==> flow/design.v <==
module RA1SH (
   Q,
   CLK,
   CEN,
   WEN,
   A,
   D,
   OEN
);
   parameter BITS = 16;
   parameter word_depth = 16;
   parameter addr_width = 4;
   output [BITS-1:0] Q;
   input CLK;
   input CEN;
   input WEN;
   input [addr_width-1:0] A;
   input [BITS-1:0] D;
   input OEN;
   reg [BITS-1:0] mem [0:word_depth-1];
   reg [BITS-1:0] Qi;
   always @(posedge CLK) begin
      if (!CEN) begin
         if (!WEN) begin
            mem[A] <= D;
            Qi <= D;
         end else begin
            Qi <= mem[A];
         end
      end
   end
   assign Q = OEN ? {BITS{1'b0}} : Qi;
endmodule
module CPU(
				clk,
			  rst_n,
		   IO_stall,
         awid_m_inf,
       awaddr_m_inf,
       awsize_m_inf,
      awburst_m_inf,
        awlen_m_inf,
      awvalid_m_inf,
      awready_m_inf,
        wdata_m_inf,
        wlast_m_inf,
       wvalid_m_inf,
       wready_m_inf,
          bid_m_inf,
        bresp_m_inf,
       bvalid_m_inf,
       bready_m_inf,
         arid_m_inf,
       araddr_m_inf,
        arlen_m_inf,
       arsize_m_inf,
      arburst_m_inf,
      arvalid_m_inf,
      arready_m_inf, 
          rid_m_inf,
        rdata_m_inf,
        rresp_m_inf,
        rlast_m_inf,
       rvalid_m_inf,
       rready_m_inf 
);
input  wire clk, rst_n;
output reg  IO_stall;
parameter ID_WIDTH = 4 , ADDR_WIDTH = 32, DATA_WIDTH = 16, DRAM_NUMBER=2, WRIT_NUMBER=1;
output  wire [WRIT_NUMBER * ID_WIDTH-1:0]        awid_m_inf;
output  wire [WRIT_NUMBER * ADDR_WIDTH-1:0]    awaddr_m_inf;
output  wire [WRIT_NUMBER * 3 -1:0]            awsize_m_inf;
output  wire [WRIT_NUMBER * 2 -1:0]           awburst_m_inf;
output  wire [WRIT_NUMBER * 7 -1:0]             awlen_m_inf;
output  wire [WRIT_NUMBER-1:0]                awvalid_m_inf;
input   wire [WRIT_NUMBER-1:0]                awready_m_inf;
output  wire [WRIT_NUMBER * DATA_WIDTH-1:0]     wdata_m_inf;
output  wire [WRIT_NUMBER-1:0]                  wlast_m_inf;
output  wire [WRIT_NUMBER-1:0]                 wvalid_m_inf;
input   wire [WRIT_NUMBER-1:0]                 wready_m_inf;
input   wire [WRIT_NUMBER * ID_WIDTH-1:0]         bid_m_inf;
input   wire [WRIT_NUMBER * 2 -1:0]             bresp_m_inf;
input   wire [WRIT_NUMBER-1:0]             	   bvalid_m_inf;
output  wire [WRIT_NUMBER-1:0]                 bready_m_inf;
output  wire [DRAM_NUMBER * ID_WIDTH-1:0]       arid_m_inf;
output  wire [DRAM_NUMBER * ADDR_WIDTH-1:0]   araddr_m_inf;
output  wire [DRAM_NUMBER * 7 -1:0]            arlen_m_inf;
output  wire [DRAM_NUMBER * 3 -1:0]           arsize_m_inf;
output  wire [DRAM_NUMBER * 2 -1:0]          arburst_m_inf;
output  wire [DRAM_NUMBER-1:0]               arvalid_m_inf;
input   wire [DRAM_NUMBER-1:0]               arready_m_inf;
input   wire [DRAM_NUMBER * ID_WIDTH-1:0]         rid_m_inf;
input   wire [DRAM_NUMBER * DATA_WIDTH-1:0]     rdata_m_inf;
input   wire [DRAM_NUMBER * 2 -1:0]             rresp_m_inf;
input   wire [DRAM_NUMBER-1:0]                  rlast_m_inf;
input   wire [DRAM_NUMBER-1:0]                 rvalid_m_inf;
output  wire [DRAM_NUMBER-1:0]                 rready_m_inf;
reg  [3:0]current_state ;
reg  [3:0]next_state ;
reg signed [15:0] core_r0 , core_r1 , core_r2 , core_r3 ;
reg signed [15:0] core_r4 , core_r5 , core_r6 , core_r7 ;
reg signed [15:0] core_r8 , core_r9 , core_r10, core_r11;
reg signed [15:0] core_r12, core_r13, core_r14, core_r15;
wire  MEM_cen, MEM_oen;
reg   MEM_wen;
wire  [3:0]MEM_adr;
reg   [15:0]MEM_in ;
wire  [15:0] MEM_out;
wire  [2:0]opcode;
wire  [3:0]rs,rt,rd;
wire  func;
wire  signed[4:0]imm;
wire  [15:0]address;
wire  [15:0]inst;
reg   [15:0]inst_reg1, inst_reg2;
reg   signed [15:0]rs_data,rt_data,rd_data;
reg   in_valid_inst ;
wire  out_valid_inst ;
reg   signed [12:0] pc ;
reg   [4:0]inst_mode ; 
wire  signed [15:0]data_addr;
wire  out_finish_data;
reg   in_valid_data_write ;
reg   in_valid_data_read;
wire  out_valid_data ;
wire  signed[15:0]load_data ;
parameter EMPTY         = 5'd0 ;
parameter ADD           = 5'd1 ;
parameter SUB           = 5'd2 ;
parameter SLT           = 5'd3 ;
parameter MUL           = 5'd4 ;
parameter LOAD          = 5'd5 ;
parameter STORE         = 5'd6 ;
parameter BRANCH        = 5'd7 ;
parameter JUMP          = 5'd8 ;
parameter IDLE              = 4'd0  ;
parameter INST_FETCH_1      = 4'd1  ;
parameter INST_FETCH_2      = 4'd2  ;
parameter SRAM_STORE        = 4'd3  ;
parameter SRAM_TAKE         = 4'd4  ;
parameter INST_DECODE       = 4'd5  ;
parameter EXECUTE           = 4'd6  ;
parameter DATA_LOAD         = 4'd7  ;
parameter DATA_STORE        = 4'd8  ;
parameter WAIT_OUT_FINISH   = 4'd9  ;
parameter WAIT_OUT_VALID_DATA = 4'd10 ;
parameter WRITE_BACK        = 4'd11 ;
parameter CHECK_REG         = 4'd12 ;
assign opcode = inst_reg2[15:13] ;
assign rs     = inst_reg2[12: 9] ;
assign rt     = inst_reg2[ 8: 5] ;
assign rd     = inst_reg2[ 4: 1] ;
assign func   = inst_reg2[0] ;
assign imm    = inst_reg2[ 4: 0] ;
assign address = { 3'b000 , inst_reg2[12:0] } ;
assign data_addr = {4'b0001, ((rs_data + imm) * 2 )} ;  
always@(posedge clk or negedge rst_n)begin
  if(!rst_n)  current_state <= IDLE ;
  else        current_state <= next_state ;
end
always@(*)begin
    case(current_state)
        IDLE : begin
            next_state = INST_FETCH_1 ;
        end
        INST_FETCH_1 : begin
            next_state = INST_FETCH_2 ;
        end
        INST_FETCH_2 : begin
            if(out_valid_inst)  next_state = SRAM_STORE  ;
            else                next_state = INST_FETCH_2 ;
        end
        SRAM_STORE : begin
            next_state = SRAM_TAKE;
        end
        SRAM_TAKE : begin
            next_state = INST_DECODE;
        end
        INST_DECODE : begin
            next_state = EXECUTE ;
        end
        EXECUTE : begin
            if(opcode[2:1] == 2'b00)      next_state = WRITE_BACK  ;  
            else if(opcode == 3'b011)     next_state = DATA_LOAD   ;  
            else if(opcode == 3'b010)     next_state = DATA_STORE  ;  
            else                          next_state = CHECK_REG   ;  
        end
        WRITE_BACK : begin
            next_state = CHECK_REG ;
        end
        DATA_LOAD : begin
            next_state = WAIT_OUT_VALID_DATA;
        end
        DATA_STORE : begin
            next_state = WAIT_OUT_FINISH;
        end
        WAIT_OUT_VALID_DATA :begin
            if(out_valid_data)      next_state = CHECK_REG ;
            else                    next_state = WAIT_OUT_VALID_DATA ;
        end
        WAIT_OUT_FINISH : begin
            if(out_finish_data)  next_state = CHECK_REG;
            else                 next_state = WAIT_OUT_FINISH ;
        end
        CHECK_REG : begin
            next_state = IDLE ;
        end
        default: next_state = current_state ;
    endcase
end
always@(posedge clk or negedge rst_n)begin
    if(!rst_n)    pc <= 13'b0;
    else begin
        if(current_state == CHECK_REG) begin
            if(opcode == 3'b101 &&  (rs_data== rt_data) )    pc  <= pc + 2 + (imm << 1)  ;   
            else if(opcode == 3'b100 )                       pc  <= address;
            else pc <= pc + 2 ;
        end
    end 
end
always@(*)begin
    case(current_state)
        INST_FETCH_1 : in_valid_inst = 1 ;
        default :      in_valid_inst = 0;
    endcase
end
always@(*)begin
    case(current_state)
        DATA_LOAD : in_valid_data_read = 1 ;
        default :      in_valid_data_read = 0;
    endcase
end
always@(*)begin
    case(current_state)
        SRAM_STORE : MEM_wen = 0 ;
        default :    MEM_wen = 1 ;
    endcase
end
always@(*)begin
    case(current_state)
        SRAM_STORE : MEM_in = inst_reg1;
        default :    MEM_in = 0;
    endcase
end
always@(posedge clk or negedge rst_n)begin
    if(!rst_n)      inst_reg1 <= 0;
    else if(out_valid_inst)  inst_reg1 <= inst;
 end
 always@(posedge clk or negedge rst_n)begin
    if(!rst_n)      inst_reg2 <= 0;
    else if(current_state == SRAM_TAKE) inst_reg2 <= MEM_out;
 end
always@(*)begin
    case(opcode)
        3'b000 : begin
            if(func)    inst_mode = ADD ;
            else        inst_mode = SUB ;
        end 
        3'b001 : begin
            if(func)    inst_mode = SLT ;
            else        inst_mode = MUL ;
        end
        3'b011 :        inst_mode = LOAD    ;
        3'b010 :        inst_mode = STORE   ;
        3'b101 :        inst_mode = BRANCH  ;      
        3'b100 :        inst_mode = JUMP    ;
        default : inst_mode = EMPTY ;
    endcase
end
always @(posedge clk or negedge rst_n) begin
    if (!rst_n)     rs_data <= 0 ;
    else begin
        if (current_state == INST_DECODE) begin
            case(rs)
                0:      rs_data <= core_r0  ;
                1:      rs_data <= core_r1  ;
                2:      rs_data <= core_r2  ;
                3:      rs_data <= core_r3  ;
                4:      rs_data <= core_r4  ;
                5:      rs_data <= core_r5  ;
                6:      rs_data <= core_r6  ;
                7:      rs_data <= core_r7  ;
                8:      rs_data <= core_r8  ;
                9:      rs_data <= core_r9  ;
                10:     rs_data <= core_r10 ; 
                11:     rs_data <= core_r11 ; 
                12:     rs_data <= core_r12 ; 
                13:     rs_data <= core_r13 ; 
                14:     rs_data <= core_r14 ; 
                15:     rs_data <= core_r15 ; 
            endcase
        end         
    end
end
always @(posedge clk or negedge rst_n) begin
    if (!rst_n)     rt_data <= 0 ;
    else begin
        if (current_state == INST_DECODE) begin
            case(rt)
                0:      rt_data <= core_r0  ;
                1:      rt_data <= core_r1  ;
                2:      rt_data <= core_r2  ;
                3:      rt_data <= core_r3  ;
                4:      rt_data <= core_r4  ;
                5:      rt_data <= core_r5  ;
                6:      rt_data <= core_r6  ;
                7:      rt_data <= core_r7  ;
                8:      rt_data <= core_r8  ;
                9:      rt_data <= core_r9  ;
                10:     rt_data <= core_r10 ; 
                11:     rt_data <= core_r11 ; 
                12:     rt_data <= core_r12 ; 
                13:     rt_data <= core_r13 ; 
                14:     rt_data <= core_r14 ; 
                15:     rt_data <= core_r15 ; 
            endcase
        end         
    end
end
always@(posedge clk or negedge rst_n)begin
    if(!rst_n)      rd_data <= 0 ;
    else begin
        if(current_state == EXECUTE) begin
            case(inst_mode)
                ADD : rd_data <= rs_data + rt_data ;
                SUB : rd_data <= rs_data - rt_data ;
                SLT : begin
                    if(rt_data > rs_data)   rd_data <= 1'b1 ;
                    else                    rd_data <= 1'b0;
                end 
                MUL : rd_data <= rs_data * rt_data ;
                default : rd_data <= 0 ;
            endcase
        end
    end
end
always@(*)begin
    case(current_state)
        DATA_STORE :          in_valid_data_write = 1'b1;
        default :             in_valid_data_write = 1'b0;
    endcase
end
always@(posedge clk or negedge rst_n)begin
    if(!rst_n)begin
        IO_stall <= 1;
    end
    else begin
        case(current_state)
            CHECK_REG : IO_stall <= 0;
            default: IO_stall <= 1 ;
        endcase
    end
end
always@(posedge clk or negedge rst_n)begin
    if(!rst_n)begin
        core_r0  <= 0;
    end
    else begin
        if(current_state == WRITE_BACK && rd == 0) core_r0 <= rd_data ;
        else if (out_valid_data==1     && rt == 0) core_r0 <= load_data ;
    end
end
always@(posedge clk or negedge rst_n)begin
    if(!rst_n)begin
        core_r1  <= 0;
    end
    else begin
        if(current_state == WRITE_BACK && rd == 1) core_r1 <= rd_data ;
        else if (out_valid_data==1     && rt == 1) core_r1 <= load_data ;
    end
end
always@(posedge clk or negedge rst_n)begin
    if(!rst_n)begin
        core_r2  <= 0;
    end
    else begin
        if(current_state == WRITE_BACK && rd == 2) core_r2 <= rd_data ;
        else if (out_valid_data==1     && rt == 2) core_r2 <= load_data ;
    end
end
always@(posedge clk or negedge rst_n)begin
    if(!rst_n)begin
        core_r3  <= 0;
    end
    else begin
        if(current_state == WRITE_BACK && rd == 3) core_r3 <= rd_data ;
        else if (out_valid_data==1     && rt == 3) core_r3 <= load_data ;
    end
end
always@(posedge clk or negedge rst_n)begin
    if(!rst_n)begin
        core_r4  <= 0;
    end
    else begin
        if(current_state == WRITE_BACK && rd == 4) core_r4 <= rd_data ;
        else if (out_valid_data==1     && rt == 4) core_r4 <= load_data ;
    end
end
always@(posedge clk or negedge rst_n)begin
    if(!rst_n)begin
        core_r5  <= 0;
    end
    else begin
        if(current_state == WRITE_BACK && rd == 5) core_r5 <= rd_data ;
        else if (out_valid_data==1     && rt == 5) core_r5 <= load_data ;
    end
end
always@(posedge clk or negedge rst_n)begin
    if(!rst_n)begin
        core_r6  <= 0;
    end
    else begin
        if(current_state == WRITE_BACK && rd == 6) core_r6 <= rd_data ;
        else if (out_valid_data==1     && rt == 6) core_r6 <= load_data ;
    end
end
always@(posedge clk or negedge rst_n)begin
    if(!rst_n)begin
        core_r7  <= 0;
    end
    else begin
        if(current_state == WRITE_BACK && rd == 7) core_r7 <= rd_data ;
        else if (out_valid_data==1     && rt == 7) core_r7 <= load_data ;
    end
end
always@(posedge clk or negedge rst_n)begin
    if(!rst_n)begin
        core_r8  <= 0;
    end
    else begin
        if(current_state == WRITE_BACK && rd == 8) core_r8 <= rd_data ;
        else if (out_valid_data==1     && rt == 8) core_r8 <= load_data ;
    end
end
always@(posedge clk or negedge rst_n)begin
    if(!rst_n)begin
        core_r9  <= 0;
    end
    else begin
        if(current_state == WRITE_BACK && rd == 9) core_r9 <= rd_data ;
        else if (out_valid_data==1     && rt == 9) core_r9 <= load_data ;
    end
end
always@(posedge clk or negedge rst_n)begin
    if(!rst_n)begin
        core_r10  <= 0;
    end
    else begin
        if(current_state == WRITE_BACK && rd == 10) core_r10 <= rd_data ;
        else if (out_valid_data==1     && rt == 10) core_r10 <= load_data ;
    end
end
always@(posedge clk or negedge rst_n)begin
    if(!rst_n)begin
        core_r11  <= 0;
    end
    else begin
        if(current_state == WRITE_BACK && rd == 11) core_r11 <= rd_data ;
        else if (out_valid_data==1     && rt == 11) core_r11 <= load_data ;
    end
end
always@(posedge clk or negedge rst_n)begin
    if(!rst_n)begin
        core_r12  <= 0;
    end
    else begin
        if(current_state == WRITE_BACK && rd == 12) core_r12 <= rd_data ;
        else if (out_valid_data==1     && rt == 12) core_r12 <= load_data ;
    end
end
always@(posedge clk or negedge rst_n)begin
    if(!rst_n)begin
        core_r13  <= 0;
    end
    else begin
        if(current_state == WRITE_BACK && rd == 13) core_r13 <= rd_data ;
        else if (out_valid_data==1     && rt == 13) core_r13 <= load_data ;
    end
end
always@(posedge clk or negedge rst_n)begin
    if(!rst_n)begin
        core_r14  <= 0;
    end
    else begin
        if(current_state == WRITE_BACK && rd == 14) core_r14 <= rd_data ;
        else if (out_valid_data==1     && rt == 14) core_r14 <= load_data ;
    end
end
always@(posedge clk or negedge rst_n)begin
    if(!rst_n)begin
        core_r15  <= 0;
    end
    else begin
        if(current_state == WRITE_BACK && rd == 15) core_r15 <= rd_data ;
        else if (out_valid_data==1     && rt == 15) core_r15 <= load_data ;
    end
end
assign MEM_cen = 0 ;
assign MEM_oen = 0 ;
assign MEM_adr = 0 ;
RA1SH X_0 (.Q(MEM_out) , .CLK(clk), .CEN(MEM_cen), .WEN(MEM_wen) , .A(MEM_adr) , .D(MEM_in), .OEN(MEM_oen));
read_DRAM_instruction Read_Inst(
                .clk(clk),
              .rst_n(rst_n),
           .in_valid(in_valid_inst),
            .in_addr(pc),
          .out_valid(out_valid_inst),
           .out_inst(inst),
         .arid_m_inf(arid_m_inf[DRAM_NUMBER * ID_WIDTH-1:ID_WIDTH]),
       .araddr_m_inf(araddr_m_inf[DRAM_NUMBER * ADDR_WIDTH-1:ADDR_WIDTH]),
        .arlen_m_inf(arlen_m_inf[DRAM_NUMBER * 7 -1:7]),
       .arsize_m_inf(arsize_m_inf[DRAM_NUMBER * 3 -1:3]),
      .arburst_m_inf(arburst_m_inf[DRAM_NUMBER * 2 -1:2]),
      .arvalid_m_inf(arvalid_m_inf[1]),
      .arready_m_inf(arready_m_inf[1]), 
          .rid_m_inf(rid_m_inf[DRAM_NUMBER * ID_WIDTH-1:ID_WIDTH]),
        .rdata_m_inf(rdata_m_inf[DRAM_NUMBER * DATA_WIDTH-1:DATA_WIDTH]),
        .rresp_m_inf(rresp_m_inf[DRAM_NUMBER * 2 -1:2]),
        .rlast_m_inf(rlast_m_inf[1]),
       .rvalid_m_inf(rvalid_m_inf[1]),
       .rready_m_inf(rready_m_inf[1]) 
);
read_DRAM_data read_DRAM_data(
                .clk(clk),
              .rst_n(rst_n),
           .in_valid(in_valid_data_read),
            .in_addr(data_addr[11:0]),
          .out_valid(out_valid_data),
           .out_data(load_data),
         .arid_m_inf(arid_m_inf[ID_WIDTH-1:0]),
       .araddr_m_inf(araddr_m_inf[ADDR_WIDTH-1:0]),
        .arlen_m_inf(arlen_m_inf[7 -1:0]),
       .arsize_m_inf(arsize_m_inf[3 -1:0]),
      .arburst_m_inf(arburst_m_inf[2 -1:0]),
      .arvalid_m_inf(arvalid_m_inf[0]),
      .arready_m_inf(arready_m_inf[0]), 
          .rid_m_inf(rid_m_inf[ID_WIDTH-1:0]),
        .rdata_m_inf(rdata_m_inf[DATA_WIDTH-1:0]),
        .rresp_m_inf(rresp_m_inf[2 -1:0]),
        .rlast_m_inf(rlast_m_inf[0]),
       .rvalid_m_inf(rvalid_m_inf[0]),
       .rready_m_inf(rready_m_inf[0]) 
);
write_DRAM_data WRITE_DATA(
                .clk(clk),
              .rst_n(rst_n),
           .in_valid(in_valid_data_write),
            .in_addr(data_addr[11:0]),
            .in_data(rt_data),
         .out_finish(out_finish_data),
         .awid_m_inf(awid_m_inf),
       .awaddr_m_inf(awaddr_m_inf),
       .awsize_m_inf(awsize_m_inf),
      .awburst_m_inf(awburst_m_inf),
        .awlen_m_inf(awlen_m_inf),
      .awvalid_m_inf(awvalid_m_inf),
      .awready_m_inf(awready_m_inf),
        .wdata_m_inf(wdata_m_inf),
        .wlast_m_inf(wlast_m_inf),
       .wvalid_m_inf(wvalid_m_inf),
       .wready_m_inf(wready_m_inf),
          .bid_m_inf(bid_m_inf),
        .bresp_m_inf(bresp_m_inf),
       .bvalid_m_inf(bvalid_m_inf),
       .bready_m_inf(bready_m_inf)
);
endmodule
module read_DRAM_instruction(
                clk,
              rst_n,
           in_valid,
            in_addr,
          out_valid,
           out_inst,
         arid_m_inf,
       araddr_m_inf,
        arlen_m_inf,
       arsize_m_inf,
      arburst_m_inf,
      arvalid_m_inf,
      arready_m_inf, 
          rid_m_inf,
        rdata_m_inf,
        rresp_m_inf,
        rlast_m_inf,
       rvalid_m_inf,
       rready_m_inf 
);
parameter ID_WIDTH = 4 , ADDR_WIDTH = 32, DATA_WIDTH = 16, DRAM_NUMBER=2, WRIT_NUMBER=1;
input  wire clk, rst_n;
input  in_valid;
input  [12:0] in_addr;  
output reg out_valid;
output reg [15:0] out_inst;
output  wire [ID_WIDTH-1:0]       arid_m_inf;
output  wire [ADDR_WIDTH-1:0]   araddr_m_inf;
output  wire [7 -1:0]            arlen_m_inf;
output  wire [3 -1:0]           arsize_m_inf;
output  wire [2 -1:0]          arburst_m_inf;
output  reg                    arvalid_m_inf;
input   wire                   arready_m_inf;
input   wire [ID_WIDTH-1:0]         rid_m_inf;
input   wire [DATA_WIDTH-1:0]     rdata_m_inf;
input   wire [2 -1:0]             rresp_m_inf;
input   wire                      rlast_m_inf;
input   wire                     rvalid_m_inf;
output  reg                      rready_m_inf;
reg     [1:0]current_state,next_state;
reg     [15:0]out_reg;
assign arid_m_inf = 0 ;
assign arlen_m_inf = 7'b0 ;
assign arsize_m_inf = 3'b001 ;
assign arburst_m_inf = 2'b01 ;
assign araddr_m_inf = {16'd0, 4'b0001, in_addr[11:0] };
parameter   IDLE = 2'd0;
parameter   SEND = 2'd1;
parameter   WAIT = 2'd2;
parameter   OUT  = 2'd3;
always@(posedge clk or negedge rst_n)begin
  if(!rst_n)  current_state <= 0;
  else current_state <= next_state;
end
always@(*)begin
    case(current_state)
        IDLE : begin
            if(in_valid)    next_state = SEND ;
            else            next_state = IDLE ;
        end
        SEND : begin
            if(arready_m_inf) next_state = WAIT ;
            else              next_state = SEND ;
        end
        WAIT : begin
            if(rlast_m_inf)  next_state = OUT ;
            else             next_state = WAIT;
        end
        OUT: begin
            next_state = IDLE;
        end
        default : next_state = current_state;
    endcase
end
always@(*)begin
    case(current_state)
        SEND : arvalid_m_inf = 1 ;
        default : arvalid_m_inf = 0;
    endcase
end
always@(*)begin
    case(current_state)
        WAIT : rready_m_inf = 1;
        default : rready_m_inf = 0;
    endcase
end
always@(*)begin
    case(current_state)
        OUT :     out_valid = 1;
        default : out_valid = 0;
    endcase
end
always@(posedge clk or negedge rst_n)begin
  if(!rst_n)            out_reg <= 0;
  else if(rlast_m_inf)  out_reg <= rdata_m_inf;
end
always@(*)begin
    case(current_state)
        OUT :     out_inst = out_reg ;  
        default : out_inst = 0 ; 
    endcase
end
endmodule
module read_DRAM_data(
                clk,
              rst_n,
           in_valid,
            in_addr,
            in_data,
          out_valid,
           out_data,
         arid_m_inf,
       araddr_m_inf,
        arlen_m_inf,
       arsize_m_inf,
      arburst_m_inf,
      arvalid_m_inf,
      arready_m_inf, 
          rid_m_inf,
        rdata_m_inf,
        rresp_m_inf,
        rlast_m_inf,
       rvalid_m_inf,
       rready_m_inf 
);
parameter ID_WIDTH = 4 , ADDR_WIDTH = 32, DATA_WIDTH = 16, DRAM_NUMBER=2, WRIT_NUMBER=1;
input  wire clk, rst_n;
input  in_valid;
input  [11:0] in_addr;
input  [15:0] in_data;
output reg out_valid;
output reg [15:0] out_data;
output  wire [ID_WIDTH-1:0]       arid_m_inf;
output  wire [ADDR_WIDTH-1:0]   araddr_m_inf;
output  wire [7 -1:0]            arlen_m_inf;
output  wire [3 -1:0]           arsize_m_inf;
output  wire [2 -1:0]          arburst_m_inf;
output  reg                    arvalid_m_inf;
input   wire                   arready_m_inf;
input   wire [ID_WIDTH-1:0]         rid_m_inf;
input   wire [DATA_WIDTH-1:0]     rdata_m_inf;
input   wire [2 -1:0]             rresp_m_inf;
input   wire                      rlast_m_inf;
input   wire                     rvalid_m_inf;
output  reg                      rready_m_inf;
parameter IDLE  = 2'd0 ;
parameter SEND  = 2'd1 ;
parameter WAIT  = 2'd2 ;
parameter OUT   = 2'd3 ;
reg      [1:0] current_state, next_state;
reg      [15:0]out_reg;
assign   arid_m_inf = 0 ;
assign   arlen_m_inf = 7'b0 ;
assign   arsize_m_inf = 3'b001 ;
assign   arburst_m_inf = 2'b01 ;
assign   araddr_m_inf = { 16'd0 , 4'b001 , in_addr } ;
always @(posedge clk or negedge rst_n) begin
    if (!rst_n)     current_state <= IDLE ;
    else            current_state <= next_state ;
end
always @(*)begin
    case(current_state)
        IDLE : begin
            if(in_valid)    next_state = SEND ;
            else            next_state = IDLE ;
        end
        SEND : begin
            if(arready_m_inf) next_state = WAIT ;
            else              next_state = SEND ; 
        end
        WAIT : begin
            if(rlast_m_inf)  next_state = OUT ;
            else             next_state = WAIT;
        end
        OUT : begin
            next_state = IDLE;
        end
        default : next_state = current_state ;
    endcase
end
always@(*)begin
    case(current_state)
        SEND : arvalid_m_inf = 1 ;
        default : arvalid_m_inf = 0;
    endcase
end
always@(*)begin
    case(current_state)
        WAIT :    rready_m_inf = 1;
        default : rready_m_inf = 0;
    endcase
end
always@(*)begin
    case(current_state)
        OUT :     out_valid = 1;
        default : out_valid = 0;
    endcase
end
always@(posedge clk or negedge rst_n)begin
  if(!rst_n)            out_reg <= 0;
  else if(rlast_m_inf)  out_reg <= rdata_m_inf;
end
always@(*)begin
    case(current_state)
        OUT :     out_data = out_reg ;  
        default : out_data = 0 ; 
    endcase
end
endmodule
module write_DRAM_data(
                clk,
              rst_n,
           in_valid,
            in_addr,
            in_data,
         out_finish,
         awid_m_inf,
       awaddr_m_inf,
       awsize_m_inf,
      awburst_m_inf,
        awlen_m_inf,
      awvalid_m_inf,
      awready_m_inf,
        wdata_m_inf,
        wlast_m_inf,
       wvalid_m_inf,
       wready_m_inf,
          bid_m_inf,
        bresp_m_inf,
       bvalid_m_inf,
       bready_m_inf
);
parameter ID_WIDTH = 4 , ADDR_WIDTH = 32, DATA_WIDTH = 16, DRAM_NUMBER=2, WRIT_NUMBER=1;
input  wire clk, rst_n;
input  in_valid;
input  [11:0] in_addr;  
input  [15:0] in_data;
output reg out_finish;
output  wire [ID_WIDTH-1:0]        awid_m_inf;
output  wire [ADDR_WIDTH-1:0]    awaddr_m_inf;
output  wire [3 -1:0]            awsize_m_inf;
output  wire [2 -1:0]           awburst_m_inf;
output  wire [7 -1:0]             awlen_m_inf;
output  reg                     awvalid_m_inf;
input   wire                    awready_m_inf;
output  reg  [DATA_WIDTH-1:0]     wdata_m_inf;
output  reg                       wlast_m_inf;
output  reg                      wvalid_m_inf;
input   wire                     wready_m_inf;
input   wire [ID_WIDTH-1:0]         bid_m_inf;
input   wire [2 -1:0]             bresp_m_inf;
input   wire                     bvalid_m_inf;
output  wire                     bready_m_inf;
parameter IDLE = 3'd0 ;
parameter SEND = 3'd1 ;
parameter WAIT = 3'd2 ;
parameter OUT  = 3'd3 ;
parameter RESPONSE = 3'd4;
reg  [2:0] current_state, next_state;
always @(posedge clk or negedge rst_n) begin
    if (!rst_n)     current_state <= IDLE ;
    else            current_state <= next_state ;
end
always @(*) begin
    case(current_state)
        IDLE : begin
            if(in_valid)        next_state = SEND ;
            else                next_state = IDLE ;
        end
        SEND : begin
            if(awready_m_inf)   next_state = WAIT ;
            else                next_state = SEND ;
        end
        WAIT : begin
            if(wready_m_inf)    next_state = OUT ;
            else                next_state = WAIT;
        end
        OUT : begin
            next_state = RESPONSE ;
        end
        RESPONSE : begin
            if(bvalid_m_inf) next_state = IDLE ;
            else             next_state = RESPONSE ;
        end
        default : next_state = current_state ;
    endcase
end
assign awid_m_inf = 0 ;
assign awlen_m_inf = 7'd0 ;
assign awsize_m_inf = 3'b001 ;
assign awburst_m_inf = 2'b01 ;
assign awaddr_m_inf = { 16'd0 , 4'b0001, in_addr } ;
assign bready_m_inf = (current_state == RESPONSE) ? 1 : 0 ;
always @(*) begin
    case(current_state)
        SEND :    awvalid_m_inf = 1 ;
        default : awvalid_m_inf = 0 ;
    endcase
end
always@(*)begin
    case(current_state)
        WAIT :    wvalid_m_inf = 1;
        default : wvalid_m_inf = 0;
    endcase
end
always@(*)begin
    case(current_state)
        WAIT :    wdata_m_inf = in_data ;
        default : wdata_m_inf = 0 ;
    endcase
end
always@(*)begin
    case(current_state)
        WAIT :    wlast_m_inf = 1;
        default : wlast_m_inf = 0;
    endcase
end
always@(*)begin
    case(current_state)
        OUT :     out_finish = 1;
        default : out_finish = 0;
    endcase
end
endmodule
* Step by step through the tools: CPU
What the tools print for CPU, step after step.
Line numbers count from 1 in the design file above.
Cell names lack the library's common part.
Not given: -
- Top module :: CPU
- Clock port :: clk
- Library :: sky130hd
- Library corner :: tt_025C_1v80

* After elaboration
Counts by Yosys on the flattened word-level netlist (proc, flatten, opt, wreduce; memories kept). Register bits leave out memories and registers merged into their read ports (data or address). Print and check cells are left out. Cells with the same type and inputs are merged into one.
Yosys's memory passes give these memory sizes; they may raise the number of words (mostly to a power of two), join words into wider ones and drop unused or constant bits.
- Flip-flop bits (word level) :: 393
- Latch bits :: 0
- Memory bits (writable) :: 256
- ROM bits :: 0
- Word width x clocked read ports :: 16
- Memory cells :: 1
- Input port bits :: 61
- Output and inout port bits :: 169
- Elaborated cells :: 255
- $add $sub $neg :: 5
- Multiply operators :: 1
- Div/mod/pow operators :: 0
- Order comparisons :: 1
- Eq/ne operators :: 77
- Shift-type cells :: 0
- Mux-type cells :: 81
- Bitwise gates (word level) :: 0
- Reductions and logical operators :: 60
** Memories
- X_0.mem :: words 16, bits a word 16, read ports 1, write ports 1, line 20 : reg [BITS-1:0] mem [0:word_depth-1];
** Operators with widths (number)
- 16-bit 2-to-1 mux :: 36
- 16-bit parallel mux with 16-bit select :: 2
- 16-bit by 16-bit multiplier with 16-bit output :: 1
- 4-bit == test (second input constant) :: 29
- 4-bit by 3-bit == test with 1-bit output (second input constant) :: 16
- 16-bit parallel mux with 4-bit select :: 1
- 4-bit parallel mux with 13-bit select :: 1
- 1-bit logical AND :: 33
- 2-bit nonzero test :: 16
- 4-bit by 2-bit == test with 1-bit output (second input constant) :: 8
- 13-bit 2-to-1 mux :: 2
- 4-bit parallel mux with 6-bit select :: 1
- 1-bit 2-to-1 mux :: 23
- 16-bit adder :: 1
- 16-bit subtractor :: 1
- 16-bit greater-than comparator :: 1
- 16-bit == test :: 1
- 4-bit by 1-bit == test with 1-bit output (second input constant) :: 4
- 4-bit logical NOT :: 4
- 2-bit parallel mux with 4-bit select :: 2
- 3-bit parallel mux with 5-bit select :: 1
- 3-bit 2-to-1 mux :: 5
- 13-bit by 3-bit adder with 13-bit output (second input constant) :: 1
- 13-bit by 6-bit adder with 13-bit output :: 1
- 13-bit nonzero test :: 1
- 3-bit by 2-bit == test with 1-bit output (second input constant) :: 4
- 4-bit 2-to-1 mux :: 3
- 11-bit by 5-bit adder with 11-bit output :: 1
Not listed: further kinds 11, cells in them 25.

* Logic depth
Yosys ltp: most cells in a row. Word level: on the elaborated netlist, between registers, memories and ports. Mapped: between sequential cells and ports; inverters and the memories' decode and read muxes count.
- Depth after elaboration :: 5
- ABC_AREA :: 0
- Mapped depth :: 24

* Netlist
Yosys stat after the flow's synthesis: flattened, memories mapped to cells. It holds for the ABC_AREA given above (unset counts as 0); a run with the other value may have another netlist.
Totals and module areas in this step are rounded.
** Cells by type
- dfrtp_1 :: number 402, total area 1.01E+04 um^2
- mux2i_1 :: number 268, total area 2.68E+03 um^2
- fa_1 :: number 82, total area 1.64E+03 um^2
- ha_1 :: number 115, total area 1438.88 um^2
- a22oi_1 :: number 175, total area 1313.76 um^2
- a21oi_1 :: number 245, total area 1.23E+03 um^2
- nor2_1 :: number 302, total area 1.13E+03 um^2
- buf_4 :: number 134, total area 1.01E+03 um^2
- nand2_1 :: number 225, total area 844.56 um^2
- o21ai_0 :: number 161, total area 805.773 um^2
- inv_1 :: number 198, total area 743.213 um^2
- mux2_2 :: number 63, total area 709.43 um^2
- clkbuf_1 :: number 161, total area 604.33 um^2
- edfxtp_1 :: number 16, total area 480.461 um^2
- xnor2_1 :: number 53, total area 464.195 um^2
- o221ai_1 :: number 32, total area 280.269 um^2
- nand4_1 :: number 43, total area 269.008 um^2
- a22o_1 :: number 28, total area 245.235 um^2
Other cell types: 66; their cells: 395.
- Cells in the netlist :: 3098
- Synthesis area :: 29000 um^2
- Sequential part of the area :: 11000 um^2
- Flip-flops :: 423
By module: a second synthesis without flattening, with its own total; a netlist apart from the flattened one above.
- Cell total of the unflattened synthesis :: 3662
- Area total of the unflattened synthesis :: 39000 um^2
Each row is one instance without its submodules.
** By module
- CPU :: times used 1, cells 2837, area 26000 um^2, seq. area 9100 um^2
- RA1SH :: times used 1, cells 512, area 11000 um^2, seq. area 8200 um^2
- read_DRAM_data :: times used 1, cells 114, area 1300 um^2, seq. area 500 um^2
- read_DRAM_instruction :: times used 1, cells 114, area 1300 um^2, seq. area 500 um^2
- write_DRAM_data :: times used 1, cells 85, area 680 um^2, seq. area 130 um^2

* Timing after synthesis
Source: OpenSTA report_checks on the synthesized netlist (no wires, ideal clock, input and output delay 20% of the period each), path of least setup slack; recovery checks are left aside. Register names are those of the netlist, which keeps one name where synthesis merged equal registers.
- Kind :: register to register
- Start point :: reg rt_data[4]
- End point :: reg rd_data[13]
- Period :: 6.0 ns
- Arrival time :: 5.156 ns
- Data required time :: 5.868 ns
- Setup slack :: 0.712 ns
- Delay of the path :: 5.288 ns
- Driving pins on the path :: 21
- Synthesis period reached :: 5.288 ns
"delay of the path" = arrival - input delay + setup time.
"driving pins on the path" counts driving pins, that of a launching flip-flop among them; a cell with two outputs on the path counts twice.
"synthesis period reached" is the clock period less the worst setup slack; recovery checks do not enter. This is arithmetic on one report: input and output delays are still those of the set period (20% each).
Between the ends stands the longest chain of elaborated cells between them, by number of cells; it is not shown to be the way that was timed. Of several equally long chains one is given.
Each line given opens the expression or statement behind the cell; cells for indexed reads and writes are added by Yosys, which also makes memories of some case tables.
A register here has more assigning lines than the two given.
- Path through :: dfrtp_1 -> inv_1 -> clkbuf_1 -> nor2_1 -> fa_1 -> inv_1 -> fa_1 -> fa_1 -> fa_1 -> inv_1 -> fa_1 -> inv_1 -> fa_1 -> inv_1 -> ha_1 -> nand3_1 -> a21oi_1 -> or4_1 -> nand3_1 -> and3b_1 -> o21ai_1
- Length of the longest elaborated chain :: 2
- Elaborated cells on any way between the ends :: 4
- RTL lines with such cells :: 4
- Classes of those cells :: add/sub (2); mul (1); mux (1)
** RTL lines, path after synthesis
- start, declared :: line 116 : reg   signed [15:0]rs_data,rt_data,rd_data;
- start, assigned :: line 300 : 0:      rt_data <= core_r0  ;
- start, assigned :: line 301 : 1:      rt_data <= core_r1  ;
- 16-bit by 16-bit multiplier with 16-bit output :: line 331 : MUL : rd_data <= rs_data * rt_data ;
- 16-bit parallel mux with 4-bit select :: line 324 : case(inst_mode)
- end, assigned :: line 325 : ADD : rd_data <= rs_data + rt_data ;
- end, assigned :: line 326 : SUB : rd_data <= rs_data - rt_data ;
- end, declared :: line 116

* Worst path after layout
From the final timing report of record 1: the path of least setup slack in the routed layout; clock arrival at registers is part of the times.
- Kind :: register to register
- Start point :: reg rt_data[4]
- End point :: reg rd_data[12]
- Period :: 5.9 ns
- Arrival time :: 5.75 ns
- Data required time :: 6.41 ns
- Setup slack :: 0.66 ns
- Driving pins on the path :: 21
Between the ends stands the longest chain of elaborated cells between them, by number of cells; it is not shown to be the way that was timed. Of several equally long chains one is given.
A register here has more assigning lines than the two given.
- Path through :: dfrtp_2 -> clkinvlp_4 -> buf_12 -> buf_4 -> nor2_4 -> fa_2 -> fa_2 -> ha_1 -> inv_1 -> fa_1 -> fa_1 -> fa_1 -> inv_1 -> ha_4 -> a21o_1 -> a31o_2 -> nand4_1 -> nand3b_1 -> xnor2_2 -> o22ai_2 -> a22o_1
- Length of the longest elaborated chain :: 2
- Elaborated cells on any way between the ends :: 4
- RTL lines with such cells :: 4
- Classes of those cells :: add/sub (2); mul (1); mux (1)
** RTL lines, path after layout
- start, declared :: line 116 : reg   signed [15:0]rs_data,rt_data,rd_data;
- start, assigned :: line 300 : 0:      rt_data <= core_r0  ;
- start, assigned :: line 301 : 1:      rt_data <= core_r1  ;
- 16-bit by 16-bit multiplier with 16-bit output :: line 331 : MUL : rd_data <= rs_data * rt_data ;
- 16-bit parallel mux with 4-bit select :: line 324 : case(inst_mode)
- end, assigned :: line 325 : ADD : rd_data <= rs_data + rt_data ;
- end, assigned :: line 326 : SUB : rd_data <= rs_data - rt_data ;
- end, declared :: line 116

Hand-over note for CPU

Design CPU on sky130hd. What follows are 4 stored runs of the flow, each under its own settings; their order means nothing. The constraints put input and output delay at 20% of the set period each and load the outputs with 0.01 pF.
"time on the worst setup path" = time allowed to the worst setup path (clock period - input delay - output delay, where it has them) - its slack; a late launch clock adds to it, a late capture clock takes from it.
The measured numbers are rounded.

** Record 1
- Settings :: CORE_UTILIZATION=25; CTS_CLUSTER_SIZE=38; GPL_TIMING_DRIVEN=1; MAX_ROUTING_LAYER=met4; SETUP_SLACK_MARGIN=0.8; TNS_END_PERCENT=85; period_ns=5.9; CAP_MARGIN=20; CORE_MARGIN=2; SLEW_MARGIN=20
- Synthesis area :: 29000 um^2
- Total die area :: 120000 um^2
- Standard-cell area of the final layout :: 34000 um^2
- Post-layout utilization :: 29 %
- Worst setup slack after layout :: 0.66 ns
- Total negative setup slack :: 0.000 ns
- Time on the worst setup path :: 5.24 ns
- Worst path kind :: register to register

** Record 2
- Settings :: ABC_AREA=1; CAP_MARGIN=30; CELL_PAD_IN_SITES_DETAIL_PLACEMENT=1; CELL_PAD_IN_SITES_GLOBAL_PLACEMENT=1; CORE_ASPECT_RATIO=0.74; CORE_MARGIN=10; CORE_UTILIZATION=53; CTS_CLUSTER_DIAMETER=314; CTS_CLUSTER_SIZE=17; GPL_TIMING_DRIVEN=0; HOLD_SLACK_MARGIN=-0.06; MIN_ROUTING_LAYER=met1; PLACE_DENSITY_LB_ADDON=0.28; SETUP_SLACK_MARGIN=1.0; SLEW_MARGIN=30; TNS_END_PERCENT=95; period_ns=10.0
- Synthesis area :: 30000 um^2
- Total die area :: 66000 um^2
- Standard-cell area of the final layout :: 33000 um^2
- Post-layout utilization :: 60 %
- Worst setup slack after layout :: 3.0 ns
- Total negative setup slack :: 0.000 ns
- Time on the worst setup path :: 7.04 ns
- Worst path kind :: register to register

** Record 3
- Settings :: period_ns=8.19; CAP_MARGIN=20; CORE_MARGIN=2; CORE_UTILIZATION=40; SLEW_MARGIN=20
- Synthesis area :: 29000 um^2
- Total die area :: 74000 um^2
- Standard-cell area of the final layout :: 32000 um^2
- Post-layout utilization :: 44 %
- Worst setup slack after layout :: 2.0 ns
- Total negative setup slack :: 0.000 ns
- Time on the worst setup path :: 6.22 ns
- Worst path kind :: register to register

** Record 4
- Settings :: CORE_UTILIZATION=44; period_ns=5.88; CAP_MARGIN=20; CORE_MARGIN=2; SLEW_MARGIN=20
- Synthesis area :: 29000 um^2
- Total die area :: 67000 um^2
- Standard-cell area of the final layout :: 32000 um^2
- Post-layout utilization :: 49 %
- Worst setup slack after layout :: 0.29 ns
- Total negative setup slack :: 0.000 ns
- Time on the worst setup path :: 5.59 ns
- Worst path kind :: register to register

End of note.
